==> flow/design.v <==
`timescale 1ns / 1ps
module cordic_single_stage #(parameter m = 6, parameter n = 10, parameter iter_length = 4)(clk, x_in, y_in, z_in, i, atan, x_out, y_out, z_out);
	input clk;
	input signed [m + n - 1:0] x_in, y_in, z_in;
	input signed [m + n - 1:0] atan;
	input [iter_length - 1:0] i;
	output reg [m + n - 1:0] x_out, y_out, z_out;
	reg signed [1:0] d;	
	always @(posedge clk) begin
		d = z_in[m + n - 1] == 1'b0 ? 1 : -1;
		x_out <= x_in - d * (y_in >>> i);
		y_out <= y_in + d * (x_in >>> i);
		z_out <= z_in - d * atan;
	end
endmodule
`timescale 1ns / 1ps
module cordic_pipeline(clk, x0, y0, z0, out_x, out_y, out_z);
	parameter M = 6;
	parameter N = 10;
	parameter ITER_BIT = 4;
	parameter ITER_COUNT = 11;
	input clk;
	input signed [M + N - 1:0] x0;
	input signed [M + N - 1:0] y0;
	input signed [M + N - 1:0] z0;
	output signed [M + N - 1:0] out_x;
	output signed [M + N - 1:0] out_y;
	output signed [M + N - 1:0] out_z;
	reg signed [M + N - 1:0] atan_lut [ITER_COUNT:0];
	initial begin
		atan_lut[0] = 16'b0000001100100100;
		atan_lut[1] = 16'b0000000111011010;
		atan_lut[2] = 16'b0000000011111010;
		atan_lut[3] = 16'b0000000001111111;
		atan_lut[4] = 16'b0000000000111111;
		atan_lut[5] = 16'b0000000000011111;
		atan_lut[6] = 16'b0000000000001111;
		atan_lut[7] = 16'b0000000000000111;
		atan_lut[8] = 16'b0000000000000011;
		atan_lut[9] = 16'b0000000000000001;
		atan_lut[10] = 16'b0000000000000000;
		atan_lut[11] = 16'b0000000000000000;
	end
	wire signed [M + N - 1:0] x_values [ITER_COUNT:0];
	wire signed [M + N - 1:0] y_values [ITER_COUNT:0];
	wire signed [M + N - 1:0] z_values [ITER_COUNT:0];
	assign x_values[0] = x0;
	assign y_values[0] = y0;
	assign z_values[0] = z0;
	genvar i;
	generate
		for (i = 0; i < ITER_COUNT; i = i + 1)
			begin
				cordic_single_stage #(.m(M), .n(N), .iter_length(ITER_BIT)) stage (
					 .clk(clk), 
					 .x_in(x_values[i]), 
					 .y_in(y_values[i]), 
					 .z_in(z_values[i]), 
					 .i(i), 
					 .atan(atan_lut[i]), 
					 .x_out(x_values[i + 1]), 
					 .y_out(y_values[i + 1]), 
					 .z_out(z_values[i + 1])
				);
			end
	endgenerate
	assign out_x = x_values[ITER_COUNT];
	assign out_y = y_values[ITER_COUNT];
	assign out_z = z_values[ITER_COUNT];
endmodule
Step by step through the tools: cordic_pipeline. Tool output for the design above, in the order of the flow. Line numbers count from 1 in the design file above. Operators carry their Yosys type and port widths (W data, S select, Z words). Library cell names are shortened. The mark n/a stands for no value.

Top module: cordic_pipeline. Clock input: clk. Cell library: sky130hd. Library corner: tt_025C_1v80.

Word-level counts. Yosys after proc, flatten, opt, wreduce and memory -nomap, before mapping. Enables and synchronous resets that opt folds into registers are not counted as muxes. Print and check cells are not counted. Equal cells are merged and count once. Memory sizes are those after Yosys's memory passes, which may raise the word count (mostly to a power of two), join words into wider ones and drop unused or constant bits.

Under ROM bits stands 160. For output and inout bits the number is 48. The entry for bits of input ports reads 49. Memories: 1. The entry for flip-flop bits (word level) reads 528. The figure for word-level cells is 111.

Memory list: atan_lut (depth 16, width 10, RTL line 29) `reg signed [M + N - 1:0] atan_lut [ITER_COUNT:0];`.

$add $sub $neg: 33. The entry for muxes and demuxes reads 11. The entry for $mul reads 33.

Operators with widths (count): $mul A2 B16 Y16 (13); $sub A16 B16 Y16 (14); $mul A2 B14 Y16 (2); $mul A2 B15 Y16 (2); $mul A2 B13 Y15 (2); $mul A2 B12 Y14 (2); $mul A2 B11 Y13 (2); $add A16 B16 Y16 (3); $mul A2 B10 Y12 (2); $mul A2 B9 Y11 (2); $mul A2 B8 Y10 (2); $mul A2 B7 Y9 (2); $mul A2 B6 Y8 (2); $mux W2 (11); $add A16 B10 Y16 (1); $sub A16 B10 Y16 (1); $add A16 B11 Y16 (1); $sub A16 B11 Y16 (1); $add A16 B12 Y16 (1); $sub A16 B12 Y16 (1); $add A16 B13 Y16 (1); $sub A16 B13 Y16 (1); $add A16 B14 Y16 (1); $sub A16 B14 Y16 (1); $add A16 B15 Y16 (1); $sub A16 B15 Y16 (1); $add A16 B8 Y16 (1); $sub A16 B8 Y16 (1).

Not listed: further kinds 2, cells in them 2.

Logic depth. Depth = most cells in a row (Yosys ltp): at word level without a register or memory, in the mapped netlist without a sequential cell, where the memories' decode and read muxes count.

Under depth in word-level cells stands 3. For ABC_AREA the number is 0. The figure for gate-level depth with buffers is 15. Under depth with buffers taken out stands 14.

Synthesis result. Yosys stat after the flow's synthesis: flattened, memories mapped to cells. It holds for the ABC_AREA given above (unset counts as 0); a run with the other value may have another netlist.

Cells by type: dfxtp_1 (count 528, area in all 1.06E+04 µm²); ha_1 (count 787, area in all 9.85E+03 µm²); fa_1 (count 236, area in all 4.72E+03 µm²); inv_1 (count 832, area in all 3.12E+03 µm²); xnor2_1 (count 346, area in all 3.03E+03 µm²); a21oi_1 (count 348, area in all 1741.67 µm²); nor2_1 (count 416, area in all 1.56E+03 µm²); xor2_1 (count 135, area in all 1.18E+03 µm²); a21o_1 (count 139, area in all 1.04E+03 µm²); o21ai_0 (count 189, area in all 945.907 µm²); o21a_1 (count 76, area in all 570.547 µm²); nand2_1 (count 137, area in all 514.243 µm²); nand2b_1 (count 78, area in all 487.968 µm²); nor2b_1 (count 72, area in all 450.432 µm²); o21bai_1 (count 57, area in all 427.91 µm²); or2_2 (count 57, area in all 356.592 µm²); nor3_1 (count 71, area in all 355.341 µm²); nand3_1 (count 53, area in all 265.254 µm²).

Other cell types: 61; their cells: 439.

Under buffers stands 71. The entry for area of sequential cells reads 10570.1 µm². For flip-flop cells the number is 528. The entry for cell area after synthesis reads 44376.3 µm². Cells in the netlist: 4996.

By module: a second synthesis without flattening, with its own total; a netlist apart from the flattened one above.

The figure for cells (unflattened synthesis) is 8164. For area total of the unflattened synthesis the number is 67708.7 µm².

Rows give one instance, submodules left out.

Modules: cordic_single_stage (instances 11, cells 742, area 6154.7 µm², sequential area 960.9 µm²); cordic_pipeline (instances 1, cells 2, area 7.5 µm², sequential area 0.0 µm²).

Timing after synthesis. OpenSTA on the mapped netlist: ideal clock, no wires. The path of least setup slack (recovery checks aside). Input and output delay are each 20% of the period. Register names are those of the netlist, which keeps one name where synthesis merged equal registers.

Path kind: input-to-reg. From: input z0[15]. To: register genblk1[0].stage.x_out[14]. The entry for delay of the path reads 3.195 ns. The entry for launch time at the first pin reads 0.800 ns. The figure for data required time is 3.928 ns. Driving pins on the path: 15. Library setup time: 0.072 ns. The entry for period reads 4.0 ns. Path buffers: 1. The entry for external input delay reads 0.800 ns. For setup slack the number is 0.005 ns. For arrival the number is 3.923 ns. Under synthesis period reached stands 3.995 ns.

"delay of the path" = arrival - input delay + setup time. "driving pins on the path": output pins that drive a net of the path, with the launching flip-flop's if there is one; two outputs of one cell count as two. "synthesis period reached" = period - worst setup slack (recovery checks aside). The figure is calculated, with input and output delays left at 20% of the set period. Between the ends stands the longest chain of elaborated cells between them, by number of cells; it is not shown to be the way that was timed. Of several equally long chains one is given. A line is the first line of the expression or statement that the cell stems from. Yosys adds cells for indexed reads and writes and turns some case tables into memories.

Path through: inv_1 > clkbuf_1 > nor2_1 > ha_1 > fa_1 > inv_1 > ha_1 > a21o_1 > a21oi_2 > o21bai_1 > a2111o_1 > and3_4 > or2_4 > a221oi_2 > xnor2_1. Length of the longest elaborated chain: 3. The figure for elaborated cells between the ends (all ways) is 3. Source lines of those cells: 2. Those cells by class: add/sub (1); mul (1); mux (1).

RTL lines, path after synthesis: start: declaration (RTL line 25) `input signed [M + N - 1:0] z0;`; $mux W2 (RTL line 10) `d = z_in[m + n - 1] == 1'b0 ? 1 : -1;`; $mul A2 B16 Y16 (RTL line 11) `x_out <= x_in - d * (y_in >>> i);`; $sub A16 B16 Y16 (RTL line 11); end: assignment (RTL line 11); end: declaration (RTL line 7) `output reg [m + n - 1:0] x_out, y_out, z_out;`.

Path in the finished layout. Path of least setup slack in the final report of stored run 1 (OpenROAD, finished layout, wires in). Where an end is a register, its clock arrival counts in the times.

Path kind: reg-to-reg. From: register genblk1[4].stage.z_out[15]. To: register genblk1[5].stage.y_out[14]. The entry for period reads 4.0 ns. Path buffers: 1. Driving pins on the path: 12. For setup slack the number is 0.37 ns. The figure for data required time is 4.54 ns. The entry for launch time at the first pin reads 0.63 ns. For arrival the number is 4.18 ns. Library setup time: 0.10 ns.

Between the ends stands the longest chain of elaborated cells between them, by number of cells; it is not shown to be the way that was timed. Of several equally long chains one is given.

Path through: dfxtp_1 > buf_4 > fa_1 > fa_1 > a21o_1 > a21oi_1 > o21bai_1 > a2111o_1 > nor3b_1 > a2111oi_2 > a21oi_1 > xor2_1. Length of the longest elaborated chain: 3. The figure for elaborated cells between the ends (all ways) is 3. Source lines of those cells: 2. Those cells by class: add/sub (1); mul (1); mux (1).

RTL lines, path post-layout: start: declaration (RTL line 7) `output reg [m + n - 1:0] x_out, y_out, z_out;`; start: assignment (RTL line 13) `z_out <= z_in - d * atan;`; $mux W2 (RTL line 10) `d = z_in[m + n - 1] == 1'b0 ? 1 : -1;`; $mul A2 B11 Y13 (RTL line 12) `y_out <= y_in + d * (x_in >>> i);`; $add A16 B13 Y16 (RTL line 12); end: assignment (RTL line 12); end: declaration (RTL line 7).

Subject: flow runs of cordic_pipeline

Hi,

Settings and measured results of 4 stored flow runs for module cordic_pipeline (sky130hd), not sorted in any way. The constraints put input and output delay at 20% of the set period each and load the outputs with 0.01 pF. "time used up by the worst setup path" means the part of the period allowed to the worst setup path (the constraints hold back 20% at inputs and 20% at outputs) less its slack; where the path has registers, the arrival times of their clocks count too.

Files of stored run 1:
==> flow/run.sh <==
#!/bin/bash
# the make line also repeats the synthesis and layout settings of config.mk as NAME=value (left out here)
make -C /OpenROAD-flow-scripts/flow DESIGN_CONFIG=/design/flow/config.mk WORK_HOME=/design/flow/orfs CLKGATE_MAP_FILE= finish
==> flow/config.mk <==
export PLATFORM = sky130hd
export DESIGN_NAME = cordic_pipeline
export DESIGN_NICKNAME = cordic_pipeline
export VERILOG_FILES = /design/flow/design.v
export SDC_FILE = /design/flow/constraint.sdc
export NUM_CORES = 4
export LEC_CHECK = 0
export CAP_MARGIN = 20
export CELL_PAD_IN_SITES_GLOBAL_PLACEMENT = 2
export CORE_MARGIN = 9
export CORE_UTILIZATION = 31
export CTS_CLUSTER_DIAMETER = 99
export GPL_ROUTABILITY_DRIVEN = 0
export MIN_ROUTING_LAYER = met2
export PLACE_DENSITY = 0.93
export SETUP_SLACK_MARGIN = 0.39
export SLEW_MARGIN = 20
==> flow/constraint.sdc <==
create_clock -name core_clock -period 4.0 [get_ports {clk}]
set_input_delay 0.8000 -clock core_clock [delete_from_list [all_inputs] [get_ports {clk}]]
set_output_delay 0.8000 -clock core_clock [all_outputs]
set_load 0.01 [all_outputs]

Results of stored run 1. The total negative setup slack comes to 0.000 ns. The die footprint is 157093.0 µm². The measured setup slack of the worst path is 0.368 ns. The netlist area reported by Yosys stands at 44376.3 µm². The post-route worst hold slack reads 0.352 ns. The standard-cell area after layout stands at 50518.5 µm². The time used up by the worst setup path is 3.63 ns. Worst setup path type: reg-to-reg.

Files of stored run 2:
==> flow/run.sh <==
#!/bin/bash
# the make line also repeats the synthesis and layout settings of config.mk as NAME=value (left out here)
make -C /OpenROAD-flow-scripts/flow DESIGN_CONFIG=/design/flow/config.mk WORK_HOME=/design/flow/orfs CLKGATE_MAP_FILE= finish
==> flow/config.mk <==
export PLATFORM = sky130hd
export DESIGN_NAME = cordic_pipeline
export DESIGN_NICKNAME = cordic_pipeline
export VERILOG_FILES = /design/flow/design.v
export SDC_FILE = /design/flow/constraint.sdc
export NUM_CORES = 4
export LEC_CHECK = 0
export CAP_MARGIN = 20
export CELL_PAD_IN_SITES_GLOBAL_PLACEMENT = 2
export CORE_ASPECT_RATIO = 1.43
export CORE_MARGIN = 9
export CORE_UTILIZATION = 22
export CTS_CLUSTER_DIAMETER = 156
export CTS_CLUSTER_SIZE = 59
export GPL_ROUTABILITY_DRIVEN = 0
export MAX_ROUTING_LAYER = met4
export PLACE_DENSITY_LB_ADDON = 0.27
export SLEW_MARGIN = 20
export TNS_END_PERCENT = 50
==> flow/constraint.sdc <==
create_clock -name core_clock -period 4.0 [get_ports {clk}]
set_input_delay 0.8000 -clock core_clock [delete_from_list [all_inputs] [get_ports {clk}]]
set_output_delay 0.8000 -clock core_clock [all_outputs]
set_load 0.01 [all_outputs]

Results of stored run 2. The total negative setup slack comes to 0.000 ns. The die footprint is 218462.0 µm². The measured setup slack of the worst path is 0.225 ns. The netlist area reported by Yosys stands at 44376.3 µm². The post-route worst hold slack reads 0.347 ns. The standard-cell area after layout stands at 50257.0 µm². The time used up by the worst setup path is 2.98 ns. Worst setup path type: input-to-reg.

Files of stored run 3:
==> flow/run.sh <==
#!/bin/bash
# the make line also repeats the synthesis and layout settings of config.mk as NAME=value (left out here)
make -C /OpenROAD-flow-scripts/flow DESIGN_CONFIG=/design/flow/config.mk WORK_HOME=/design/flow/orfs CLKGATE_MAP_FILE= finish
==> flow/config.mk <==
export PLATFORM = sky130hd
export DESIGN_NAME = cordic_pipeline
export DESIGN_NICKNAME = cordic_pipeline
export VERILOG_FILES = /design/flow/design.v
export SDC_FILE = /design/flow/constraint.sdc
export NUM_CORES = 4
export LEC_CHECK = 0
export CAP_MARGIN = 20
export CORE_MARGIN = 4
export CORE_UTILIZATION = 31
export SLEW_MARGIN = 20
==> flow/constraint.sdc <==
create_clock -name core_clock -period 4.0 [get_ports {clk}]
set_input_delay 0.8000 -clock core_clock [delete_from_list [all_inputs] [get_ports {clk}]]
set_output_delay 0.8000 -clock core_clock [all_outputs]
set_load 0.01 [all_outputs]

Results of stored run 3. The total negative setup slack comes to 0.000 ns. The die footprint is 149266.0 µm². The measured setup slack of the worst path is 0.142 ns. The netlist area reported by Yosys stands at 44376.3 µm². The post-route worst hold slack reads 0.324 ns. The standard-cell area after layout stands at 50354.5 µm². The time used up by the worst setup path is 3.06 ns. Worst setup path type: input-to-reg.

Files of stored run 4:
==> flow/run.sh <==
#!/bin/bash
# the make line also repeats the synthesis and layout settings of config.mk as NAME=value (left out here)
make -C /OpenROAD-flow-scripts/flow DESIGN_CONFIG=/design/flow/config.mk WORK_HOME=/design/flow/orfs CLKGATE_MAP_FILE= finish
==> flow/config.mk <==
export PLATFORM = sky130hd
export DESIGN_NAME = cordic_pipeline
export DESIGN_NICKNAME = cordic_pipeline
export VERILOG_FILES = /design/flow/design.v
export SDC_FILE = /design/flow/constraint.sdc
export NUM_CORES = 4
export LEC_CHECK = 0
export CAP_MARGIN = 20
export CORE_MARGIN = 2
export CORE_UTILIZATION = 40
export SLEW_MARGIN = 20
==> flow/constraint.sdc <==
create_clock -name core_clock -period 3.82 [get_ports {clk}]
set_input_delay 0.7640 -clock core_clock [delete_from_list [all_inputs] [get_ports {clk}]]
set_output_delay 0.7640 -clock core_clock [all_outputs]
set_load 0.01 [all_outputs]

Results of stored run 4. The total negative setup slack comes to 0.000 ns. The die footprint is 113620.0 µm². The measured setup slack of the worst path is 0.152 ns. The netlist area reported by Yosys stands at 44376.3 µm². The post-route worst hold slack reads 0.325 ns. The standard-cell area after layout stands at 50120.6 µm². The time used up by the worst setup path is 2.90 ns. Worst setup path type: input-to-reg.

Regards
